==> flow/design.v <==
`timescale 1ns / 1ps
module syntropy_core #(
    parameter DATA_WIDTH = 16,
    parameter ADDR_WIDTH = 8,
    parameter THRESHOLD_DEFAULT = 16'hE666,   
    parameter LEARNING_RATE = 16'h0019,      
    parameter MAX_ITERATIONS = 8'd10
)(
    input wire clk,
    input wire rst_n,
    input wire [DATA_WIDTH-1:0] voltage_drift,     
    input wire [DATA_WIDTH-1:0] packet_loss,       
    input wire [DATA_WIDTH-1:0] temp_variance,     
    input wire [DATA_WIDTH-1:0] phase_jitter,      
    input wire [DATA_WIDTH-1:0] threshold,         
    input wire enable_learning,                    
    input wire mesh_broadcast_en,                  
    output reg stable,                             
    output reg [DATA_WIDTH-1:0] flux_value,        
    output reg [DATA_WIDTH-1:0] correction_vector,  
    output reg [DATA_WIDTH-1:0] optimized_params,  
    output reg learning_active,                    
    output reg mesh_broadcast_req,                 
    input wire [DATA_WIDTH-1:0] mesh_flux_in,      
    input wire [DATA_WIDTH-1:0] mesh_correction_in,  
    input wire mesh_valid_in,                      
    output reg [DATA_WIDTH-1:0] mesh_flux_out,     
    output reg [DATA_WIDTH-1:0] mesh_correction_out,  
    output reg mesh_valid_out,                     
    output reg [7:0] iteration_count,              
    output reg [3:0] state,                        
    output reg error_flag                          
);
    localparam IDLE = 4'd0;
    localparam EVALUATE = 4'd1;
    localparam LEARN = 4'd2;
    localparam CORRECT = 4'd3;
    localparam BROADCAST = 4'd4;
    localparam ERROR = 4'd5;
    reg [DATA_WIDTH-1:0] flux_reg;
    reg [DATA_WIDTH-1:0] threshold_reg;
    reg [DATA_WIDTH-1:0] metrics [0:3];   
    reg [DATA_WIDTH-1:0] gradients [0:3];  
    reg [DATA_WIDTH-1:0] params [0:3];    
    reg [7:0] iter_count;
    reg [3:0] current_state;
    reg learning_en;
    reg mesh_en;
    wire [DATA_WIDTH-1:0] flux_calc;
    wire signed [22:0] gradient_calc [0:3];
    wire signed [31:0] scaled_step [0:3];
    wire [DATA_WIDTH-1:0] param_update [0:3];
    wire signed [17:0] flux_error;
    localparam signed [31:0] LEARNING_RATE_S = LEARNING_RATE;
    wire overflow_flag;
    assign flux_calc = 16'h0100 - (voltage_drift + packet_loss + 
                                   (temp_variance >> 8) + phase_jitter);
    assign flux_error = $signed({2'b00, threshold_reg}) - $signed({2'b00, flux_reg});
    assign gradient_calc[0] = -2 * flux_error;  
    assign gradient_calc[1] = -2 * flux_error;  
    assign gradient_calc[2] = (-2 * flux_error) >>> 8;  
    assign gradient_calc[3] = -2 * flux_error;  
    assign scaled_step[0] = (LEARNING_RATE_S * gradient_calc[0]) >>> 8;
    assign scaled_step[1] = (LEARNING_RATE_S * gradient_calc[1]) >>> 8;
    assign scaled_step[2] = (LEARNING_RATE_S * gradient_calc[2]) >>> 8;
    assign scaled_step[3] = (LEARNING_RATE_S * gradient_calc[3]) >>> 8;
    assign param_update[0] = params[0] - scaled_step[0][DATA_WIDTH-1:0];
    assign param_update[1] = params[1] - scaled_step[1][DATA_WIDTH-1:0];
    assign param_update[2] = params[2] - scaled_step[2][DATA_WIDTH-1:0];
    assign param_update[3] = params[3] - scaled_step[3][DATA_WIDTH-1:0];
    assign overflow_flag = (flux_calc[15] == 1'b1) || 
                          (param_update[0][15] == 1'b1) ||
                          (param_update[1][15] == 1'b1) ||
                          (param_update[2][15] == 1'b1) ||
                          (param_update[3][15] == 1'b1);
    always @(posedge clk or negedge rst_n) begin
        if (!rst_n) begin
            stable <= 1'b0;
            flux_value <= 16'h0000;
            correction_vector <= 16'h0000;
            optimized_params <= 16'h0000;
            learning_active <= 1'b0;
            mesh_broadcast_req <= 1'b0;
            mesh_flux_out <= 16'h0000;
            mesh_correction_out <= 16'h0000;
            mesh_valid_out <= 1'b0;
            iteration_count <= 8'd0;
            state <= IDLE;
            error_flag <= 1'b0;
            params[0] <= 16'h0000;  
            params[1] <= 16'h0000;  
            params[2] <= 16'h0000;  
            params[3] <= 16'h0000;  
            threshold_reg <= THRESHOLD_DEFAULT;
            flux_reg <= 16'h0000;
            current_state <= IDLE;
            learning_en <= 1'b0;
            mesh_en <= 1'b0;
            iter_count <= 8'd0;
        end else begin
            threshold_reg <= threshold;
            learning_en <= enable_learning;
            mesh_en <= mesh_broadcast_en;
            metrics[0] <= voltage_drift;
            metrics[1] <= packet_loss;
            metrics[2] <= temp_variance;
            metrics[3] <= phase_jitter;
            case (current_state)
                IDLE: begin
                    stable <= 1'b0;
                    learning_active <= 1'b0;
                    mesh_broadcast_req <= 1'b0;
                    mesh_valid_out <= 1'b0;
                    error_flag <= 1'b0;
                    iter_count <= 8'd0;
                    if (overflow_flag) begin
                        current_state <= ERROR;
                    end else begin
                        current_state <= EVALUATE;
                    end
                end
                EVALUATE: begin
                    flux_reg <= flux_calc;
                    flux_value <= flux_calc;
                    if (flux_calc >= threshold_reg) begin
                        stable <= 1'b1;
                        correction_vector <= 16'h0000;
                        current_state <= IDLE;
                    end else begin
                        stable <= 1'b0;
                        correction_vector <= threshold_reg - flux_calc;
                        if (learning_en) begin
                            current_state <= LEARN;
                        end else begin
                            current_state <= CORRECT;
                        end
                    end
                end
                LEARN: begin
                    learning_active <= 1'b1;
                    if (iter_count < MAX_ITERATIONS) begin
                        gradients[0] <= gradient_calc[0];
                        gradients[1] <= gradient_calc[1];
                        gradients[2] <= gradient_calc[2];
                        gradients[3] <= gradient_calc[3];
                        params[0] <= param_update[0];
                        params[1] <= param_update[1];
                        params[2] <= param_update[2];
                        params[3] <= param_update[3];
                        iter_count <= iter_count + 1;
                        iteration_count <= iter_count + 1;
                        flux_reg <= 16'h0100 - (param_update[0] + param_update[1] + 
                                               (param_update[2] >> 8) + param_update[3]);
                    end else begin
                        learning_active <= 1'b0;
                        optimized_params <= params[0] + params[1] + params[2] + params[3];
                        current_state <= CORRECT;
                    end
                end
                CORRECT: begin
                    if (mesh_en && mesh_valid_in) begin
                        correction_vector <= mesh_correction_in;
                    end
                    current_state <= BROADCAST;
                end
                BROADCAST: begin
                    mesh_flux_out <= flux_reg;
                    mesh_correction_out <= correction_vector;
                    mesh_valid_out <= 1'b1;
                    mesh_broadcast_req <= 1'b1;
                    current_state <= IDLE;
                end
                ERROR: begin
                    error_flag <= 1'b1;
                    stable <= 1'b0;
                    learning_active <= 1'b0;
                    mesh_broadcast_req <= 1'b0;
                    mesh_valid_out <= 1'b0;
                end
                default: begin
                    current_state <= IDLE;
                end
            endcase
            state <= current_state;
        end
    end
    always @(posedge clk) begin
        if (mesh_valid_in && mesh_en) begin
        end
    end
endmodule
--- tool output ---
Reports on syntropy_core
Tool output for the design above before and after an edit, in the order of the flow.
"before" refers to lines of the RTL above, "after" to lines of the edited file.
"difference" is "after" less "before", of the values as shown; "rel. change" is that difference over "before", in percent.
Operators carry their Yosys type and port widths (W data, S select, Z words).
Library cell names are shortened.
A cell with n/a has no value.
- top module: syntropy_core
- clock: clk
- library: sky130hd
- corner: tt_025C_1v80

Edit of the RTL
Unified diff, file above to edited file.
The edit is scripted: it alters the design's behaviour and was not made to optimise anything.
begin of diff
@@ -92,5 +92,4 @@
             params[2] <= 16'h0000;  
             params[3] <= 16'h0000;  
-            threshold_reg <= THRESHOLD_DEFAULT;
             flux_reg <= 16'h0000;
             current_state <= IDLE;
@@ -99,5 +98,4 @@
             iter_count <= 8'd0;
         end else begin
-            threshold_reg <= threshold;
             learning_en <= enable_learning;
             mesh_en <= mesh_broadcast_en;
@@ -185,4 +183,5 @@
         end
     end
+    always @(*) threshold_reg = threshold;
     always @(posedge clk) begin
         if (mesh_valid_in && mesh_en) begin
end of diff

After elaboration
Counts by Yosys on the flattened word-level netlist (proc, flatten, opt, wreduce). Print and check cells are left out.
- word-level totals (item ; before ; after ; difference ; rel. change (%)):
    register bits ; 206 ; 190 ; -16 ; -7.77
    bits of input ports ; 117 ; 117 ; 0 ; 0.00
    output and inout bits ; 97 ; 97 ; 0 ; 0.00
- operators by class (item ; before ; after ; difference ; rel. change (%)):
    $add $sub $neg ; 19 ; 19 ; 0 ; 0.00
    multipliers ; 2 ; 2 ; 0 ; 0.00
    $lt $le $gt $ge ; 2 ; 2 ; 0 ; 0.00
    equal/unequal tests ; 8 ; 8 ; 0 ; 0.00
    muxes and demuxes ; 18 ; 18 ; 0 ; 0.00
    bitwise operators ; 2 ; 2 ; 0 ; 0.00
    reductions and logical operators ; 20 ; 20 ; 0 ; 0.00
- operator list (operator ; before ; after ; difference ; rel. change (%)):
    $add A16 B16 Y16 ; 7 ; 7 ; 0 ; 0.00
    $reduce_bool A2 Y1 ; 7 ; 7 ; 0 ; 0.00
    $reduce_and A2 Y1 ; 6 ; 6 ; 0 ; 0.00
    $sub A16 B16 Y16 ; 5 ; 5 ; 0 ; 0.00
    $logic_or A1 B1 Y1 ; 4 ; 4 ; 0 ; 0.00
    $pmux W1 S2 ; 4 ; 4 ; 0 ; 0.00
    $mux W1 ; 3 ; 3 ; 0 ; 0.00
    $mux W16 ; 3 ; 3 ; 0 ; 0.00
    $ne A2 B2 Y1 const B ; 3 ; 3 ; 0 ; 0.00
    $add A16 B8 Y16 ; 2 ; 2 ; 0 ; 0.00
    $eq A4 B2 Y1 const B ; 2 ; 2 ; 0 ; 0.00
    $eq A4 B3 Y1 const B ; 2 ; 2 ; 0 ; 0.00
    $not A1 Y1 ; 2 ; 2 ; 0 ; 0.00
    $pmux W16 S2 ; 2 ; 2 ; 0 ; 0.00
    $sub A9 B16 Y16 const A ; 2 ; 2 ; 0 ; 0.00
    $add A8 B1 Y8 const B ; 1 ; 1 ; 0 ; 0.00
    $eq A4 B1 Y1 const B ; 1 ; 1 ; 0 ; 0.00
    $ge A16 B16 Y1 ; 1 ; 1 ; 0 ; 0.00
    $logic_and A1 B1 Y1 ; 1 ; 1 ; 0 ; 0.00
    $logic_not A4 Y1 ; 1 ; 1 ; 0 ; 0.00
    $lt A8 B4 Y1 const B ; 1 ; 1 ; 0 ; 0.00
    $mul A6 B22 Y23 const A ; 1 ; 1 ; 0 ; 0.00
    $mul A6 B23 Y24 const A ; 1 ; 1 ; 0 ; 0.00
    $mux W2 ; 1 ; 1 ; 0 ; 0.00
    $mux W3 ; 1 ; 1 ; 0 ; 0.00
    $mux W4 ; 1 ; 1 ; 0 ; 0.00
    $mux W8 ; 1 ; 1 ; 0 ; 0.00
    $neg A17 Y30 ; 1 ; 1 ; 0 ; 0.00
Not every row of either side is listed.

Longest topological paths
Yosys ltp: most cells in a row. Word level: on the elaborated netlist, between registers, memories and ports. Mapped: between sequential cells and ports; inverters and the memories' decode and read muxes count.
- logic depth (item ; before ; after ; difference ; rel. change (%)):
    depth in word-level cells ; 10 ; 10 ; 0 ; 0.00
    ABC_AREA ; 0 ; 0 ; n/a ; n/a
    depth in mapped cells ; 54 ; 54 ; 0 ; 0.00

Mapped cells and area
Source: synth_stat.txt of the flow (Yosys; design flattened, memories mapped). It holds for the ABC_AREA given above (unset counts as 0); a run with the other value may have another netlist.
- mapped netlist (item ; before ; after ; difference ; rel. change (%)):
    standard cells after synthesis ; 2071 ; 2061 ; -10 ; -0.48
    cell area after synthesis (um^2) ; 19094.6 ; 18592.8 ; -501.8 ; -2.63
    sequential area (um^2) ; 5116.2 ; 4704.5 ; -411.7 ; -8.05
    flip-flop cells ; 204 ; 188 ; -16 ; -7.84
    buffer cells ; 50 ; 54 ; +4 ; +8.00
- cells by type (cell ; before ; after ; difference ; rel. change (%)):
    nand3_1 ; 28 ; 44 ; +16 ; +57.14
    a21oi_1 ; 109 ; 95 ; -14 ; -12.84
    a31oi_1 ; 19 ; 31 ; +12 ; +63.16
    xnor2_1 ; 105 ; 116 ; +11 ; +10.48
    nor2_1 ; 96 ; 107 ; +11 ; +11.46
    nor2b_1 ; 36 ; 27 ; -9 ; -25.00
    dfstp_2 ; 9 ; 0 ; -9 ; -100.00
    and3_1 ; 21 ; 13 ; -8 ; -38.10
    dfrtp_1 ; 195 ; 188 ; -7 ; -3.59
    nor3_1 ; 40 ; 34 ; -6 ; -15.00
    inv_1 ; 237 ; 232 ; -5 ; -2.11
    or3_1 ; 9 ; 14 ; +5 ; +55.56
    a22oi_1 ; 7 ; 2 ; -5 ; -71.43
    a21boi_0 ; 18 ; 14 ; -4 ; -22.22
    nand4_1 ; 6 ; 10 ; +4 ; +66.67
    o21ai_1 ; 5 ; 1 ; -4 ; -80.00
    o221ai_1 ; 5 ; 1 ; -4 ; -80.00
    o21ai_0 ; 152 ; 155 ; +3 ; +1.97
Not every row of either side is listed.

Worst setup path after synthesis
Path of least setup slack by OpenSTA after synthesis, without wires, with an ideal clock, recovery checks aside; 20% of the period is set as input and as output delay. Where synthesis merged equal registers, the netlist keeps one of their names.
- timing after synthesis (item ; before ; after ; difference ; rel. change (%)):
    path kind ; register to register ; input to register ; n/a ; n/a
    start ; register threshold_reg[1] ; input port threshold[0] ; n/a ; n/a
    end ; register flux_reg[14] ; register flux_reg[15] ; n/a ; n/a
    period (ns) ; 13.0 ; 13.0 ; 0.0 ; 0.00
    input delay (ns) ; n/a ; 2.600 ; n/a ; n/a
    library setup time (ns) ; 0.087 ; 0.071 ; -0.016 ; n/a
    launch time at the first pin (ns) ; 0.000 ; 2.600 ; +2.600 ; n/a
    arrival (ns) ; 10.843 ; 13.189 ; +2.346 ; +21.64
    required time (ns) ; 12.913 ; 12.929 ; +0.016 ; +0.12
    setup slack (ns) ; 2.069 ; -0.259 ; -2.328 ; n/a
    delay of the path (ns) ; 10.930 ; 10.660 ; -0.270 ; -2.47
    stages ; 52 ; 49 ; -3 ; -5.77
    path buffers ; 1 ; 1 ; 0 ; 0.00
    synthesis period reached (ns) ; 10.931 ; 13.259 ; +2.328 ; +21.30
"delay of the path" = arrival - input delay + setup time.
"stages" counts driving pins, that of a launching flip-flop among them; a cell with two outputs on the path counts twice.
"synthesis period reached" is the clock period less the worst setup slack; recovery checks do not enter. This is arithmetic on one report: input and output delays are still those of the set period (20% each).
Between the ends stands the longest chain of elaborated cells between them, by number of cells; it is not shown to be the way that was timed. Of several equally long chains one is given.
Each line given opens the expression or statement behind the cell; cells for indexed reads and writes are added by Yosys, which also makes memories of some case tables.
A register here has more assigning lines than the two given.
Between the ends, after synthesis, before:
- path through: dfstp_2 -> inv_1 -> fa_1 -> nand2b_1 -> a21o_4 -> a211oi_1 -> and2_1 -> nand3_1 -> or3_1 -> nor3_1 -> nor2_1 -> ha_1 -> fa_1 -> ha_1 -> ha_1 -> clkbuf_1 -> nand2_1 -> o31ai_2 -> [16 not listed] -> inv_1 -> fa_1 -> inv_1 -> ha_1 -> inv_1 -> fa_1 -> nor2b_1 -> o21ai_0 -> a21boi_0 -> o21ai_0 -> a21boi_0 -> o21ai_0 -> a21boi_0 -> o21a_1 -> nor2_1 -> o21ai_0 -> mux2_2 -> o211ai_1
- elaborated cells on any way between the ends: 14
- classes of those cells: add/sub (10); mul (2); mux (2)
- RTL lines, path after synthesis, before (item ; line ; RTL):
    start, declared ; 41 ; reg [DATA_WIDTH-1:0] threshold_reg;
    start, assigned ; 94 ; threshold_reg <= THRESHOLD_DEFAULT;
    start, assigned ; 101 ; threshold_reg <= threshold;
    end, assigned ; 123 ; flux_reg <= flux_calc;
    end, assigned ; 152 ; flux_reg <= 16'h0100 - (param_update[0] + param_update[1] +
    end, declared ; 40 ; reg [DATA_WIDTH-1:0] flux_reg;
before: Chain of elaborated cells between the ends: none given.
Nets of the timed path that keep an RTL name, with a line that drives or declares them; the list need not be complete.
- named nets, after synthesis, before (signal ; line ; RTL):
    param_update[2][10] ; 69 ; assign param_update[2] = params[2] - scaled_step[2][DATA_WIDTH-1:0];
Between the ends, after synthesis, after:
- path through: inv_1 -> ha_1 -> fa_1 -> nand2b_1 -> a21oi_1 -> o21ai_0 -> a211o_1 -> xnor2_1 -> nor3_1 -> nand3_1 -> nor2_1 -> xnor2_1 -> ha_1 -> ha_1 -> xor2_1 -> ha_1 -> ha_1 -> clkbuf_1 -> [13 not listed] -> xnor2_1 -> or3_1 -> nand2_1 -> fa_1 -> fa_1 -> ha_1 -> ha_1 -> or3_1 -> o211ai_1 -> nand3_1 -> o21ai_0 -> nand2b_1 -> a21oi_1 -> o21bai_1 -> a21oi_1 -> xnor3_1 -> or3_1 -> nand4_1
- cells in the longest elaborated chain: 10
- elaborated cells on any way between the ends: 14
- classes of those cells: add/sub (10); mul (2); mux (2)
- RTL lines, path after synthesis, after (item ; line ; RTL):
    start, declared ; 15 ; input wire [DATA_WIDTH-1:0] threshold,
    $sub A16 B16 Y17 ; 58 ; assign flux_error = $signed({2'b00, threshold_reg}) - $signed({2'b00, flux_reg});
    $neg A17 Y30 ; 59 ; assign gradient_calc[0] = -2 * flux_error;
    $mul A6 B22 Y23 ; 63 ; assign scaled_step[0] = (LEARNING_RATE_S * gradient_calc[0]) >>> 8;
    $sub A16 B16 Y16 ; 67 ; assign param_update[0] = params[0] - scaled_step[0][DATA_WIDTH-1:0];
    $add A16 B16 Y16 ; 150 ; flux_reg <= 16'h0100 - (param_update[0] + param_update[1] +
    $add A16 B8 Y16 ; 150 ;
    $add A16 B16 Y16 ; 150 ;
    $sub A9 B16 Y16 ; 150 ;
    $mux W16 ; 139 ; if (iter_count < MAX_ITERATIONS) begin
    $pmux W16 S2 ; 106 ; case (current_state)
    end, assigned ; 121 ; flux_reg <= flux_calc;
    end, assigned ; 150 ;
    end, declared ; 40 ; reg [DATA_WIDTH-1:0] flux_reg;

Timing after layout
From the final timing report of each run of set A: the path of least setup slack in the routed layout; clock arrival at registers is part of the times.
- timing after layout (item ; before ; after ; difference ; rel. change (%)):
    path kind ; register to register ; input to register ; n/a ; n/a
    start ; register threshold_reg[1] ; input port threshold[0] ; n/a ; n/a
    end ; register flux_reg[14] ; register flux_reg[15] ; n/a ; n/a
    period (ns) ; 13.0 ; 13.0 ; 0.0 ; 0.00
    input delay (ns) ; n/a ; 2.60 ; n/a ; n/a
    library setup time (ns) ; 0.09 ; 0.06 ; -0.03 ; n/a
    launch time at the first pin (ns) ; 0.54 ; 2.60 ; +2.06 ; +381.48
    arrival (ns) ; 12.60 ; 13.05 ; +0.45 ; +3.57
    required time (ns) ; 13.46 ; 13.41 ; -0.05 ; -0.37
    setup slack (ns) ; 0.86 ; 0.36 ; -0.50 ; n/a
    stages ; 49 ; 51 ; +2 ; +4.08
    path buffers ; 0 ; 4 ; +4 ; n/a
Between the ends stands the longest chain of elaborated cells between them, by number of cells; it is not shown to be the way that was timed. Of several equally long chains one is given.
A register here has more assigning lines than the two given.
Between the ends, after layout, before:
- path through: dfstp_2 -> inv_1 -> fa_1 -> nand2b_1 -> a21o_4 -> a211oi_2 -> and2_1 -> nand3_1 -> or3_1 -> and2_1 -> ha_1 -> ha_1 -> xor2_1 -> ha_1 -> ha_1 -> and3_1 -> nand3_1 -> o21ba_2 -> [13 not listed] -> a21oi_1 -> xnor2_1 -> fa_1 -> fa_1 -> ha_1 -> ha_1 -> nor2b_1 -> o21ai_0 -> a21boi_1 -> o21ai_0 -> a21boi_1 -> o21ai_0 -> a21boi_1 -> o21a_1 -> nor2_1 -> o21ai_0 -> mux2_2 -> o211ai_1
- cells in the longest elaborated chain: 10
- elaborated cells on any way between the ends: 14
- classes of those cells: add/sub (10); mul (2); mux (2)
- RTL lines, path after layout, before (item ; line ; RTL):
    start, declared ; 41 ; reg [DATA_WIDTH-1:0] threshold_reg;
    start, assigned ; 94 ; threshold_reg <= THRESHOLD_DEFAULT;
    start, assigned ; 101 ; threshold_reg <= threshold;
    $sub A16 B16 Y17 ; 58 ; assign flux_error = $signed({2'b00, threshold_reg}) - $signed({2'b00, flux_reg});
    $neg A17 Y30 ; 59 ; assign gradient_calc[0] = -2 * flux_error;
    $mul A6 B22 Y23 ; 63 ; assign scaled_step[0] = (LEARNING_RATE_S * gradient_calc[0]) >>> 8;
    $sub A16 B16 Y16 ; 67 ; assign param_update[0] = params[0] - scaled_step[0][DATA_WIDTH-1:0];
    $add A16 B16 Y16 ; 152 ; flux_reg <= 16'h0100 - (param_update[0] + param_update[1] +
    $add A16 B8 Y16 ; 152 ;
    $add A16 B16 Y16 ; 152 ;
    $sub A9 B16 Y16 ; 152 ;
    $mux W16 ; 141 ; if (iter_count < MAX_ITERATIONS) begin
    $pmux W16 S2 ; 108 ; case (current_state)
    end, assigned ; 123 ; flux_reg <= flux_calc;
    end, assigned ; 152 ;
    end, declared ; 40 ; reg [DATA_WIDTH-1:0] flux_reg;
Between the ends, after layout, after:
- path through: clkbuf_2 -> inv_2 -> ha_4 -> fa_2 -> nand2b_4 -> a21oi_4 -> o22a_1 -> o211ai_1 -> or2_1 -> or4_4 -> nor2_4 -> xnor2_2 -> buf_4 -> ha_1 -> inv_2 -> fa_1 -> inv_2 -> ha_4 -> [15 not listed] -> xnor2_1 -> or3_1 -> nand2_2 -> fa_1 -> fa_1 -> ha_1 -> ha_2 -> or3_4 -> o211ai_1 -> nand3_1 -> o21ai_1 -> nand2b_1 -> a21oi_2 -> o21bai_1 -> a21oi_1 -> xnor3_2 -> or3_1 -> nand4_1
- cells in the longest elaborated chain: 10
- elaborated cells on any way between the ends: 14
- classes of those cells: add/sub (10); mul (2); mux (2)
- RTL lines, path after layout, after (item ; line ; RTL):
    start, declared ; 15 ; input wire [DATA_WIDTH-1:0] threshold,
    $sub A16 B16 Y17 ; 58 ; assign flux_error = $signed({2'b00, threshold_reg}) - $signed({2'b00, flux_reg});
    $neg A17 Y30 ; 59 ; assign gradient_calc[0] = -2 * flux_error;
    $mul A6 B22 Y23 ; 63 ; assign scaled_step[0] = (LEARNING_RATE_S * gradient_calc[0]) >>> 8;
    $sub A16 B16 Y16 ; 67 ; assign param_update[0] = params[0] - scaled_step[0][DATA_WIDTH-1:0];
    $add A16 B16 Y16 ; 150 ; flux_reg <= 16'h0100 - (param_update[0] + param_update[1] +
    $add A16 B8 Y16 ; 150 ;
    $add A16 B16 Y16 ; 150 ;
    $sub A9 B16 Y16 ; 150 ;
    $mux W16 ; 139 ; if (iter_count < MAX_ITERATIONS) begin
    $pmux W16 S2 ; 106 ; case (current_state)
    end, assigned ; 121 ; flux_reg <= flux_calc;
    end, assigned ; 150 ;
    end, declared ; 40 ; reg [DATA_WIDTH-1:0] flux_reg;

Flow runs
Runs of the flow (Yosys, OpenROAD) on both versions; the two runs of a pair have the same settings. The constraints put input and output delay at 20% of the set period each and load the outputs with 0.01 pF.
Settings, set A:
- CORE_UTILIZATION at 40
- period_ns at 13.0
- CAP_MARGIN: 20
- CORE_MARGIN at 2
- SLEW_MARGIN at 20
- results, set A (item ; before ; after ; difference ; rel. change (%)):
    area of the synthesized netlist (um^2) ; 19094.6 ; 18592.8 ; -501.8 ; -2.63
    full die area (um^2) ; 49499.6 ; 48222.0 ; -1277.6 ; -2.58
    standard-cell area after routing (um^2) ; 22559.1 ; 24853.8 ; +2294.7 ; +10.17
    utilization ; 0.475 ; 0.544 ; +0.069 ; n/a
    setup slack of the worst path (ns) ; 0.859 ; 0.358 ; -0.501 ; n/a
    total negative slack (ns) ; 0.000 ; 0.000 ; 0.000 ; n/a
    worst hold slack in the final report (ns) ; 0.473 ; 0.478 ; +0.005 ; n/a
    period achieved (ns) ; 12.141 ; 12.642 ; +0.501 ; +4.13
By "period achieved" is meant the clock period of the run minus its worst setup slack. This is arithmetic on one report: input and output delays are still those of the set period (20% each).
--- end ---
